==> flow/design.v <==
module tpumac
 #(parameter BITS_AB=8,
   parameter BITS_C=16)
  (
   input clk, rst_n, WrEn, en,
   input signed [BITS_AB-1:0] Ain,
   input signed [BITS_AB-1:0] Bin,
   input signed [BITS_C-1:0] Cin,
   output reg signed [BITS_AB-1:0] Aout,
   output reg signed [BITS_AB-1:0] Bout,
   output reg signed [BITS_C-1:0] Cout
  );
  reg signed [BITS_C-1:0] Mult;
  reg [BITS_C-1:0] Adder, CMux;
  assign Mult = Ain * Bin;
  assign Adder = Mult + Cout;
  assign CMux = WrEn ? Cin : Adder;
  always@(posedge clk, negedge rst_n) begin
	if (!rst_n) begin
		Aout <= '0;
		Bout <= '0;
		Cout <= '0;
	end
	else if (en) begin
		Aout <= Ain;
		Bout <= Bin;
		Cout <= CMux;
	end
  end
endmodule
==> reports on tpumac <==
Reports on tpumac
Each step is given for the RTL above and for the edited RTL.
"before" refers to lines of the RTL above, "after" to lines of the edited file.
"change": "after" minus "before" as printed here. "change_rel_pct": 100 x difference / "before".
{"block": "inputs", "top": "tpumac", "clk_port": "clk", "library": "sky130hd", "corner": "tt_025C_1v80"}

Edit of the RTL
Unified diff, file above to edited file.
A script made this edit. It changes what the design does and was not meant as an optimisation.
begin of diff
@@ -14,5 +14,5 @@
   reg [BITS_C-1:0] Adder, CMux;
   assign Mult = Ain * Bin;
-  assign Adder = Mult + Cout;
+  assign Adder = Mult ^ Cout;
   assign CMux = WrEn ? Cin : Adder;
   always@(posedge clk, negedge rst_n) begin
end of diff

After elaboration
Source: Yosys, flattened and elaborated, memories not mapped. Widths are those after wreduce; folded enables and synchronous resets count as part of the registers. Registers that Yosys merges into a memory's read port (data or address) are not register bits. Print and check cells do not count. Equal cells are merged and count once.
{"block": "word_totals", "element": "register_bits", "before": 32, "after": 32, "change": 0, "change_rel_pct": 0.00}
{"block": "word_totals", "element": "in_bits", "before": 36, "after": 36, "change": 0, "change_rel_pct": 0.00}
{"block": "word_totals", "element": "output_inout_bits", "before": 32, "after": 32, "change": 0, "change_rel_pct": 0.00}
{"block": "word_totals", "element": "wordCells", "before": 6, "after": 6, "change": 0, "change_rel_pct": 0.00}
{"block": "classes", "element": "addsub", "before": 1, "after": 0, "change": -1, "change_rel_pct": -100.00}
{"block": "classes", "element": "n_mul", "before": 1, "after": 1, "change": 0, "change_rel_pct": 0.00}
{"block": "classes", "element": "n_mux", "before": 1, "after": 1, "change": 0, "change_rel_pct": 0.00}
{"block": "classes", "element": "logic", "before": 0, "after": 1, "change": 1}
{"block": "op_table", "operator": "16-bit adder", "before": 1, "after": 0, "change": -1, "change_rel_pct": -100.00}
{"block": "op_table", "operator": "16-bit XOR", "before": 0, "after": 1, "change": 1}
{"block": "op_table", "operator": "8-bit by 8-bit multiplier with 16-bit output", "before": 1, "after": 1, "change": 0, "change_rel_pct": 0.00}
{"block": "op_table", "operator": "16-bit 2-to-1 mux", "before": 1, "after": 1, "change": 0, "change_rel_pct": 0.00}

Longest topological paths
Depth = most cells in a row (Yosys ltp): at word level without a register or memory, in the mapped netlist without a sequential cell, where the memories' decode and read muxes count.
{"block": "depth", "element": "ltp_word", "before": 3, "after": 3, "change": 0, "change_rel_pct": 0.00}
{"block": "depth", "element": "ABC_AREA", "before": "0", "after": "0"}
{"block": "depth", "element": "depth_mapped", "before": 18, "after": 17, "change": -1, "change_rel_pct": -5.56}
{"block": "depth", "element": "depth_no_buf", "before": 18, "after": 16, "change": -2, "change_rel_pct": -11.11}

Netlist
Source: synth_stat.txt of the flow (Yosys; design flattened, memories mapped). It holds for the ABC_AREA given above (unset counts as 0); a run with the other value may have another netlist.
{"block": "by_type", "type": "sky130_fd_sc_hd__fa_1", "before": 71, "after": 55, "change": -16, "change_rel_pct": -22.54}
{"block": "by_type", "type": "sky130_fd_sc_hd__nor2_1", "before": 21, "after": 7, "change": -14, "change_rel_pct": -66.67}
{"block": "by_type", "type": "sky130_fd_sc_hd__o22ai_1", "before": 0, "after": 12, "change": 12}
{"block": "by_type", "type": "sky130_fd_sc_hd__and2_1", "before": 32, "after": 43, "change": 11, "change_rel_pct": 34.38}
{"block": "by_type", "type": "sky130_fd_sc_hd__inv_1", "before": 74, "after": 82, "change": 8, "change_rel_pct": 10.81}
{"block": "by_type", "type": "sky130_fd_sc_hd__ha_1", "before": 37, "after": 29, "change": -8, "change_rel_pct": -21.62}
{"block": "by_type", "type": "sky130_fd_sc_hd__o21ai_0", "before": 6, "after": 14, "change": 8, "change_rel_pct": 133.33}
{"block": "by_type", "type": "sky130_fd_sc_hd__nand2_1", "before": 26, "after": 20, "change": -6, "change_rel_pct": -23.08}
{"block": "by_type", "type": "sky130_fd_sc_hd__nand3_1", "before": 3, "after": 9, "change": 6, "change_rel_pct": 200.00}
{"block": "by_type", "type": "sky130_fd_sc_hd__nor2b_1", "before": 0, "after": 6, "change": 6}
{"block": "by_type", "type": "sky130_fd_sc_hd__xnor2_1", "before": 18, "after": 13, "change": -5, "change_rel_pct": -27.78}
{"block": "by_type", "type": "sky130_fd_sc_hd__mux2i_1", "before": 8, "after": 4, "change": -4, "change_rel_pct": -50.00}
{"block": "by_type", "type": "sky130_fd_sc_hd__a21o_1", "before": 5, "after": 1, "change": -4, "change_rel_pct": -80.00}
{"block": "by_type", "type": "sky130_fd_sc_hd__buf_1", "before": 4, "after": 0, "change": -4, "change_rel_pct": -100.00}
{"block": "by_type", "type": "sky130_fd_sc_hd__a21oi_1", "before": 17, "after": 20, "change": 3, "change_rel_pct": 17.65}
{"block": "by_type", "type": "sky130_fd_sc_hd__nand2b_1", "before": 4, "after": 1, "change": -3, "change_rel_pct": -75.00}
{"block": "by_type", "type": "sky130_fd_sc_hd__o21bai_1", "before": 3, "after": 0, "change": -3, "change_rel_pct": -100.00}
{"block": "by_type", "type": "sky130_fd_sc_hd__a31oi_1", "before": 2, "after": 0, "change": -2, "change_rel_pct": -100.00}
The list need not be complete.
{"block": "synth_totals", "element": "cell_count", "before": 406, "after": 403, "change": -3, "change_rel_pct": -0.74}
{"block": "synth_totals", "element": "area_um2", "before": 4182.8, "after": 3925.0, "change": -257.8, "change_rel_pct": -6.16}
{"block": "synth_totals", "element": "seqArea_um2", "before": 800.8, "after": 800.8, "change": 0.0, "change_rel_pct": 0.00}
{"block": "synth_totals", "element": "ff_cells", "before": 32, "after": 32, "change": 0, "change_rel_pct": 0.00}
{"block": "synth_totals", "element": "buffers", "before": 11, "after": 9, "change": -2, "change_rel_pct": -18.18}

Timing after synthesis
Source: OpenSTA report_checks on the synthesized netlist (no wires, ideal clock, input and output delay 20% of the period each), path of least setup slack; recovery checks are left aside. Register names are those of the netlist, which keeps one name where synthesis merged equal registers.
{"block": "synth_timing", "element": "kind", "before": "input to register", "after": "input to register"}
{"block": "synth_timing", "element": "start", "before": "input Bin[0]", "after": "input Ain[7]"}
{"block": "synth_timing", "element": "end", "before": "register Cout[10]", "after": "register Cout[14]"}
{"block": "synth_timing", "element": "tclk_ns", "before": 5.2, "after": 5.2, "change": 0.0, "change_rel_pct": 0.00}
{"block": "synth_timing", "element": "in_delay_ns", "before": 1.040, "after": 1.040, "change": 0.000, "change_rel_pct": 0.00}
{"block": "synth_timing", "element": "setup_time_ns", "before": 0.131, "after": 0.131, "change": 0.000}
{"block": "synth_timing", "element": "launch_ns", "before": 1.040, "after": 1.040, "change": 0.000, "change_rel_pct": 0.00}
{"block": "synth_timing", "element": "arrival_ns", "before": 5.426, "after": 5.071, "change": -0.355, "change_rel_pct": -6.54}
{"block": "synth_timing", "element": "required_time_ns", "before": 5.069, "after": 5.069, "change": 0.000, "change_rel_pct": 0.00}
{"block": "synth_timing", "element": "path_slack_ns", "before": -0.357, "after": -0.002, "change": 0.355}
{"block": "synth_timing", "element": "path_delay_ns", "before": 4.517, "after": 4.162, "change": -0.355, "change_rel_pct": -7.86}
{"block": "synth_timing", "element": "path_stages", "before": 15, "after": 15, "change": 0, "change_rel_pct": 0.00}
{"block": "synth_timing", "element": "path_buffers", "before": 1, "after": 1, "change": 0, "change_rel_pct": 0.00}
{"block": "synth_timing", "element": "synth_period_reached_ns", "before": 5.557, "after": 5.202, "change": -0.355, "change_rel_pct": -6.39}
"path_delay_ns" = arrival - input delay + setup time.
"path_stages" counts driving pins, that of a launching flip-flop among them; a cell with two outputs on the path counts twice.
"synth_period_reached_ns" is the clock period less the worst setup slack; recovery checks do not enter. This is arithmetic on one report: input and output delays are still those of the set period (20% each).
The rows between start and end are the longest chain of elaborated cells between them; the timing report does not say that the signal goes this way. Where chains are equally long, one stands for them.
A line is the first line of the expression or statement that the cell stems from. Yosys adds cells for indexed reads and writes and turns some case tables into memories.
{"block": "synth_between_before", "cell_sequence": "sky130_fd_sc_hd__clkbuf_1 sky130_fd_sc_hd__and2_1 sky130_fd_sc_hd__inv_1 sky130_fd_sc_hd__fa_1 sky130_fd_sc_hd__inv_1 sky130_fd_sc_hd__fa_1 sky130_fd_sc_hd__fa_1 sky130_fd_sc_hd__fa_1 sky130_fd_sc_hd__fa_1 sky130_fd_sc_hd__ha_1 sky130_fd_sc_hd__a21oi_2 sky130_fd_sc_hd__o21bai_1 sky130_fd_sc_hd__a21oi_1 sky130_fd_sc_hd__nor4b_1 sky130_fd_sc_hd__or3_1", "elab_chain_len": 3, "cells_between": 3, "lines_between": 3, "cone_classes": "add/sub: 1; mul: 1; mux: 1"}
{"block": "synth_lines_before", "element": "start: declaration", "line": 7, "text": "input signed [BITS_AB-1:0] Bin,"}
{"block": "synth_lines_before", "element": "8-bit by 8-bit multiplier with 16-bit output", "line": 15, "text": "assign Mult = Ain * Bin;"}
{"block": "synth_lines_before", "element": "16-bit adder", "line": 16, "text": "assign Adder = Mult + Cout;"}
{"block": "synth_lines_before", "element": "16-bit 2-to-1 mux", "line": 17, "text": "assign CMux = WrEn ? Cin : Adder;"}
{"block": "synth_lines_before", "element": "end: assignment", "line": 22, "text": "Cout <= '0;"}
{"block": "synth_lines_before", "element": "end: assignment", "line": 27, "text": "Cout <= CMux;"}
{"block": "synth_lines_before", "element": "end: declaration", "line": 11, "text": "output reg signed [BITS_C-1:0] Cout"}
{"block": "synth_between_after", "cell_sequence": "sky130_fd_sc_hd__clkbuf_1 sky130_fd_sc_hd__nand2_1 sky130_fd_sc_hd__fa_1 sky130_fd_sc_hd__fa_1 sky130_fd_sc_hd__inv_1 sky130_fd_sc_hd__fa_1 sky130_fd_sc_hd__inv_1 sky130_fd_sc_hd__fa_1 sky130_fd_sc_hd__inv_1 sky130_fd_sc_hd__ha_1 sky130_fd_sc_hd__a2111o_1 sky130_fd_sc_hd__o2111ai_2 sky130_fd_sc_hd__and3_1 sky130_fd_sc_hd__nor4_1 sky130_fd_sc_hd__or3b_1", "elab_chain_len": 3, "cells_between": 3, "lines_between": 3, "cone_classes": "mul: 1; mux: 1; logic: 1"}
{"block": "synth_lines_after", "element": "start: declaration", "line": 6, "text": "input signed [BITS_AB-1:0] Ain,"}
{"block": "synth_lines_after", "element": "8-bit by 8-bit multiplier with 16-bit output", "line": 15, "text": "assign Mult = Ain * Bin;"}
{"block": "synth_lines_after", "element": "16-bit XOR", "line": 16, "text": "assign Adder = Mult ^ Cout;"}
{"block": "synth_lines_after", "element": "16-bit 2-to-1 mux", "line": 17, "text": "assign CMux = WrEn ? Cin : Adder;"}
{"block": "synth_lines_after", "element": "end: assignment", "line": 22, "text": "Cout <= '0;"}
{"block": "synth_lines_after", "element": "end: assignment", "line": 27, "text": "Cout <= CMux;"}
{"block": "synth_lines_after", "element": "end: declaration", "line": 11, "text": "output reg signed [BITS_C-1:0] Cout"}

Timing after layout
From the final timing report of the runs of set A: the path of least setup slack in the routed layout; clock arrival at registers is part of the times.
{"block": "layout_timing", "element": "kind", "before": "input to register", "after": "input to register"}
{"block": "layout_timing", "element": "start", "before": "input Bin[6]", "after": "input Bin[2]"}
{"block": "layout_timing", "element": "end", "before": "register Cout[15]", "after": "register Cout[14]"}
{"block": "layout_timing", "element": "tclk_ns", "before": 5.2, "after": 5.2, "change": 0.0, "change_rel_pct": 0.00}
{"block": "layout_timing", "element": "in_delay_ns", "before": 1.04, "after": 1.04, "change": 0.00, "change_rel_pct": 0.00}
{"block": "layout_timing", "element": "setup_time_ns", "before": 0.15, "after": 0.12, "change": -0.03}
{"block": "layout_timing", "element": "launch_ns", "before": 1.04, "after": 1.04, "change": 0.00, "change_rel_pct": 0.00}
{"block": "layout_timing", "element": "arrival_ns", "before": 5.18, "after": 5.21, "change": 0.03, "change_rel_pct": 0.58}
{"block": "layout_timing", "element": "required_time_ns", "before": 5.35, "after": 5.36, "change": 0.01, "change_rel_pct": 0.19}
{"block": "layout_timing", "element": "path_slack_ns", "before": 0.16, "after": 0.16, "change": 0.00}
{"block": "layout_timing", "element": "path_stages", "before": 19, "after": 15, "change": -4, "change_rel_pct": -21.05}
{"block": "layout_timing", "element": "path_buffers", "before": 2, "after": 1, "change": -1, "change_rel_pct": -50.00}
The rows between start and end are the longest chain of elaborated cells between them; the timing report does not say that the signal goes this way. Where chains are equally long, one stands for them.
{"block": "layout_between_before", "cell_sequence": "sky130_fd_sc_hd__dlygate4sd2_1 sky130_fd_sc_hd__buf_4 sky130_fd_sc_hd__and2_1 sky130_fd_sc_hd__fa_1 sky130_fd_sc_hd__inv_1 sky130_fd_sc_hd__fa_1 sky130_fd_sc_hd__inv_1 sky130_fd_sc_hd__fa_1 sky130_fd_sc_hd__inv_1 sky130_fd_sc_hd__fa_1 sky130_fd_sc_hd__inv_1 sky130_fd_sc_hd__ha_1 sky130_fd_sc_hd__ha_1 sky130_fd_sc_hd__a21o_1 sky130_fd_sc_hd__a21o_1 sky130_fd_sc_hd__a21oi_1 sky130_fd_sc_hd__a31oi_1 sky130_fd_sc_hd__xnor2_1 sky130_fd_sc_hd__o221ai_1", "elab_chain_len": 3, "cells_between": 3, "lines_between": 3, "cone_classes": "add/sub: 1; mul: 1; mux: 1"}
{"block": "layout_lines_before", "element": "start: declaration", "line": 7, "text": "input signed [BITS_AB-1:0] Bin,"}
{"block": "layout_lines_before", "element": "8-bit by 8-bit multiplier with 16-bit output", "line": 15, "text": "assign Mult = Ain * Bin;"}
{"block": "layout_lines_before", "element": "16-bit adder", "line": 16, "text": "assign Adder = Mult + Cout;"}
{"block": "layout_lines_before", "element": "16-bit 2-to-1 mux", "line": 17, "text": "assign CMux = WrEn ? Cin : Adder;"}
{"block": "layout_lines_before", "element": "end: assignment", "line": 22, "text": "Cout <= '0;"}
{"block": "layout_lines_before", "element": "end: assignment", "line": 27, "text": "Cout <= CMux;"}
{"block": "layout_lines_before", "element": "end: declaration", "line": 11, "text": "output reg signed [BITS_C-1:0] Cout"}
{"block": "layout_between_after", "cell_sequence": "sky130_fd_sc_hd__clkdlybuf4s15_1 sky130_fd_sc_hd__nand2_2 sky130_fd_sc_hd__inv_1 sky130_fd_sc_hd__fa_1 sky130_fd_sc_hd__fa_1 sky130_fd_sc_hd__fa_1 sky130_fd_sc_hd__inv_1 sky130_fd_sc_hd__fa_1 sky130_fd_sc_hd__inv_1 sky130_fd_sc_hd__ha_1 sky130_fd_sc_hd__a2111o_1 sky130_fd_sc_hd__o2111ai_4 sky130_fd_sc_hd__a21oi_2 sky130_fd_sc_hd__o211ai_1 sky130_fd_sc_hd__or3b_1", "elab_chain_len": 3, "cells_between": 3, "lines_between": 3, "cone_classes": "mul: 1; mux: 1; logic: 1"}
{"block": "layout_lines_after", "element": "start: declaration", "line": 7, "text": "input signed [BITS_AB-1:0] Bin,"}
{"block": "layout_lines_after", "element": "8-bit by 8-bit multiplier with 16-bit output", "line": 15, "text": "assign Mult = Ain * Bin;"}
{"block": "layout_lines_after", "element": "16-bit XOR", "line": 16, "text": "assign Adder = Mult ^ Cout;"}
{"block": "layout_lines_after", "element": "16-bit 2-to-1 mux", "line": 17, "text": "assign CMux = WrEn ? Cin : Adder;"}
{"block": "layout_lines_after", "element": "end: assignment", "line": 22, "text": "Cout <= '0;"}
{"block": "layout_lines_after", "element": "end: assignment", "line": 27, "text": "Cout <= CMux;"}
{"block": "layout_lines_after", "element": "end: declaration", "line": 11, "text": "output reg signed [BITS_C-1:0] Cout"}

Measured runs
Runs of the flow (Yosys, OpenROAD) on both versions; the two runs of a pair have the same settings. The constraints put input and output delay at 20% of the set period each and load the outputs with 0.01 pF.
{"block": "settings_set_A", "period_ns": 5.2, "CAP_MARGIN": 20, "CORE_MARGIN": 2, "CORE_UTILIZATION": 40, "SLEW_MARGIN": 20}
{"block": "measured_set_A", "element": "ys_area_um2", "before": 4182.8, "after": 3925.0, "change": -257.8, "change_rel_pct": -6.16}
{"block": "measured_set_A", "element": "die_area_um2", "before": 11291.2, "after": 10621.4, "change": -669.8, "change_rel_pct": -5.93}
{"block": "measured_set_A", "element": "layout_stdcell_area_um2", "before": 5475.2, "after": 5243.8, "change": -231.4, "change_rel_pct": -4.23}
{"block": "measured_set_A", "element": "worst_setup_slack_ns", "before": 0.162, "after": 0.156, "change": -0.006}
{"block": "measured_set_A", "element": "achieved_period_ns", "before": 5.038, "after": 5.044, "change": 0.006, "change_rel_pct": 0.12}
{"block": "settings_set_B", "ABC_AREA": 1, "CELL_PAD_IN_SITES_DETAIL_PLACEMENT": 1, "CORE_ASPECT_RATIO": 0.73, "CORE_UTILIZATION": 33, "CTS_CLUSTER_DIAMETER": 124, "GPL_TIMING_DRIVEN": 1, "MAX_ROUTING_LAYER": "met5", "MIN_ROUTING_LAYER": "met1", "PLACE_DENSITY_LB_ADDON": 0.24, "SETUP_SLACK_MARGIN": 0.71, "SLEW_MARGIN": 30, "period_ns": 3.65, "CAP_MARGIN": 20, "CORE_MARGIN": 2}
{"block": "measured_set_B", "element": "ys_area_um2", "before": 4470.5, "after": 4334.2, "change": -136.3, "change_rel_pct": -3.05}
{"block": "measured_set_B", "element": "die_area_um2", "before": 14505.6, "after": 14077.5, "change": -428.1, "change_rel_pct": -2.95}
{"block": "measured_set_B", "element": "layout_stdcell_area_um2", "before": 6740.2, "after": 6433.7, "change": -306.5, "change_rel_pct": -4.55}
{"block": "measured_set_B", "element": "worst_setup_slack_ns", "before": -0.922, "after": -0.591, "change": 0.331}
{"block": "measured_set_B", "element": "achieved_period_ns", "before": 4.572, "after": 4.241, "change": -0.331, "change_rel_pct": -7.24}
By "achieved_period_ns" is meant the clock period of the run minus its worst setup slack. This is arithmetic on one report: input and output delays are still those of the set period (20% each).
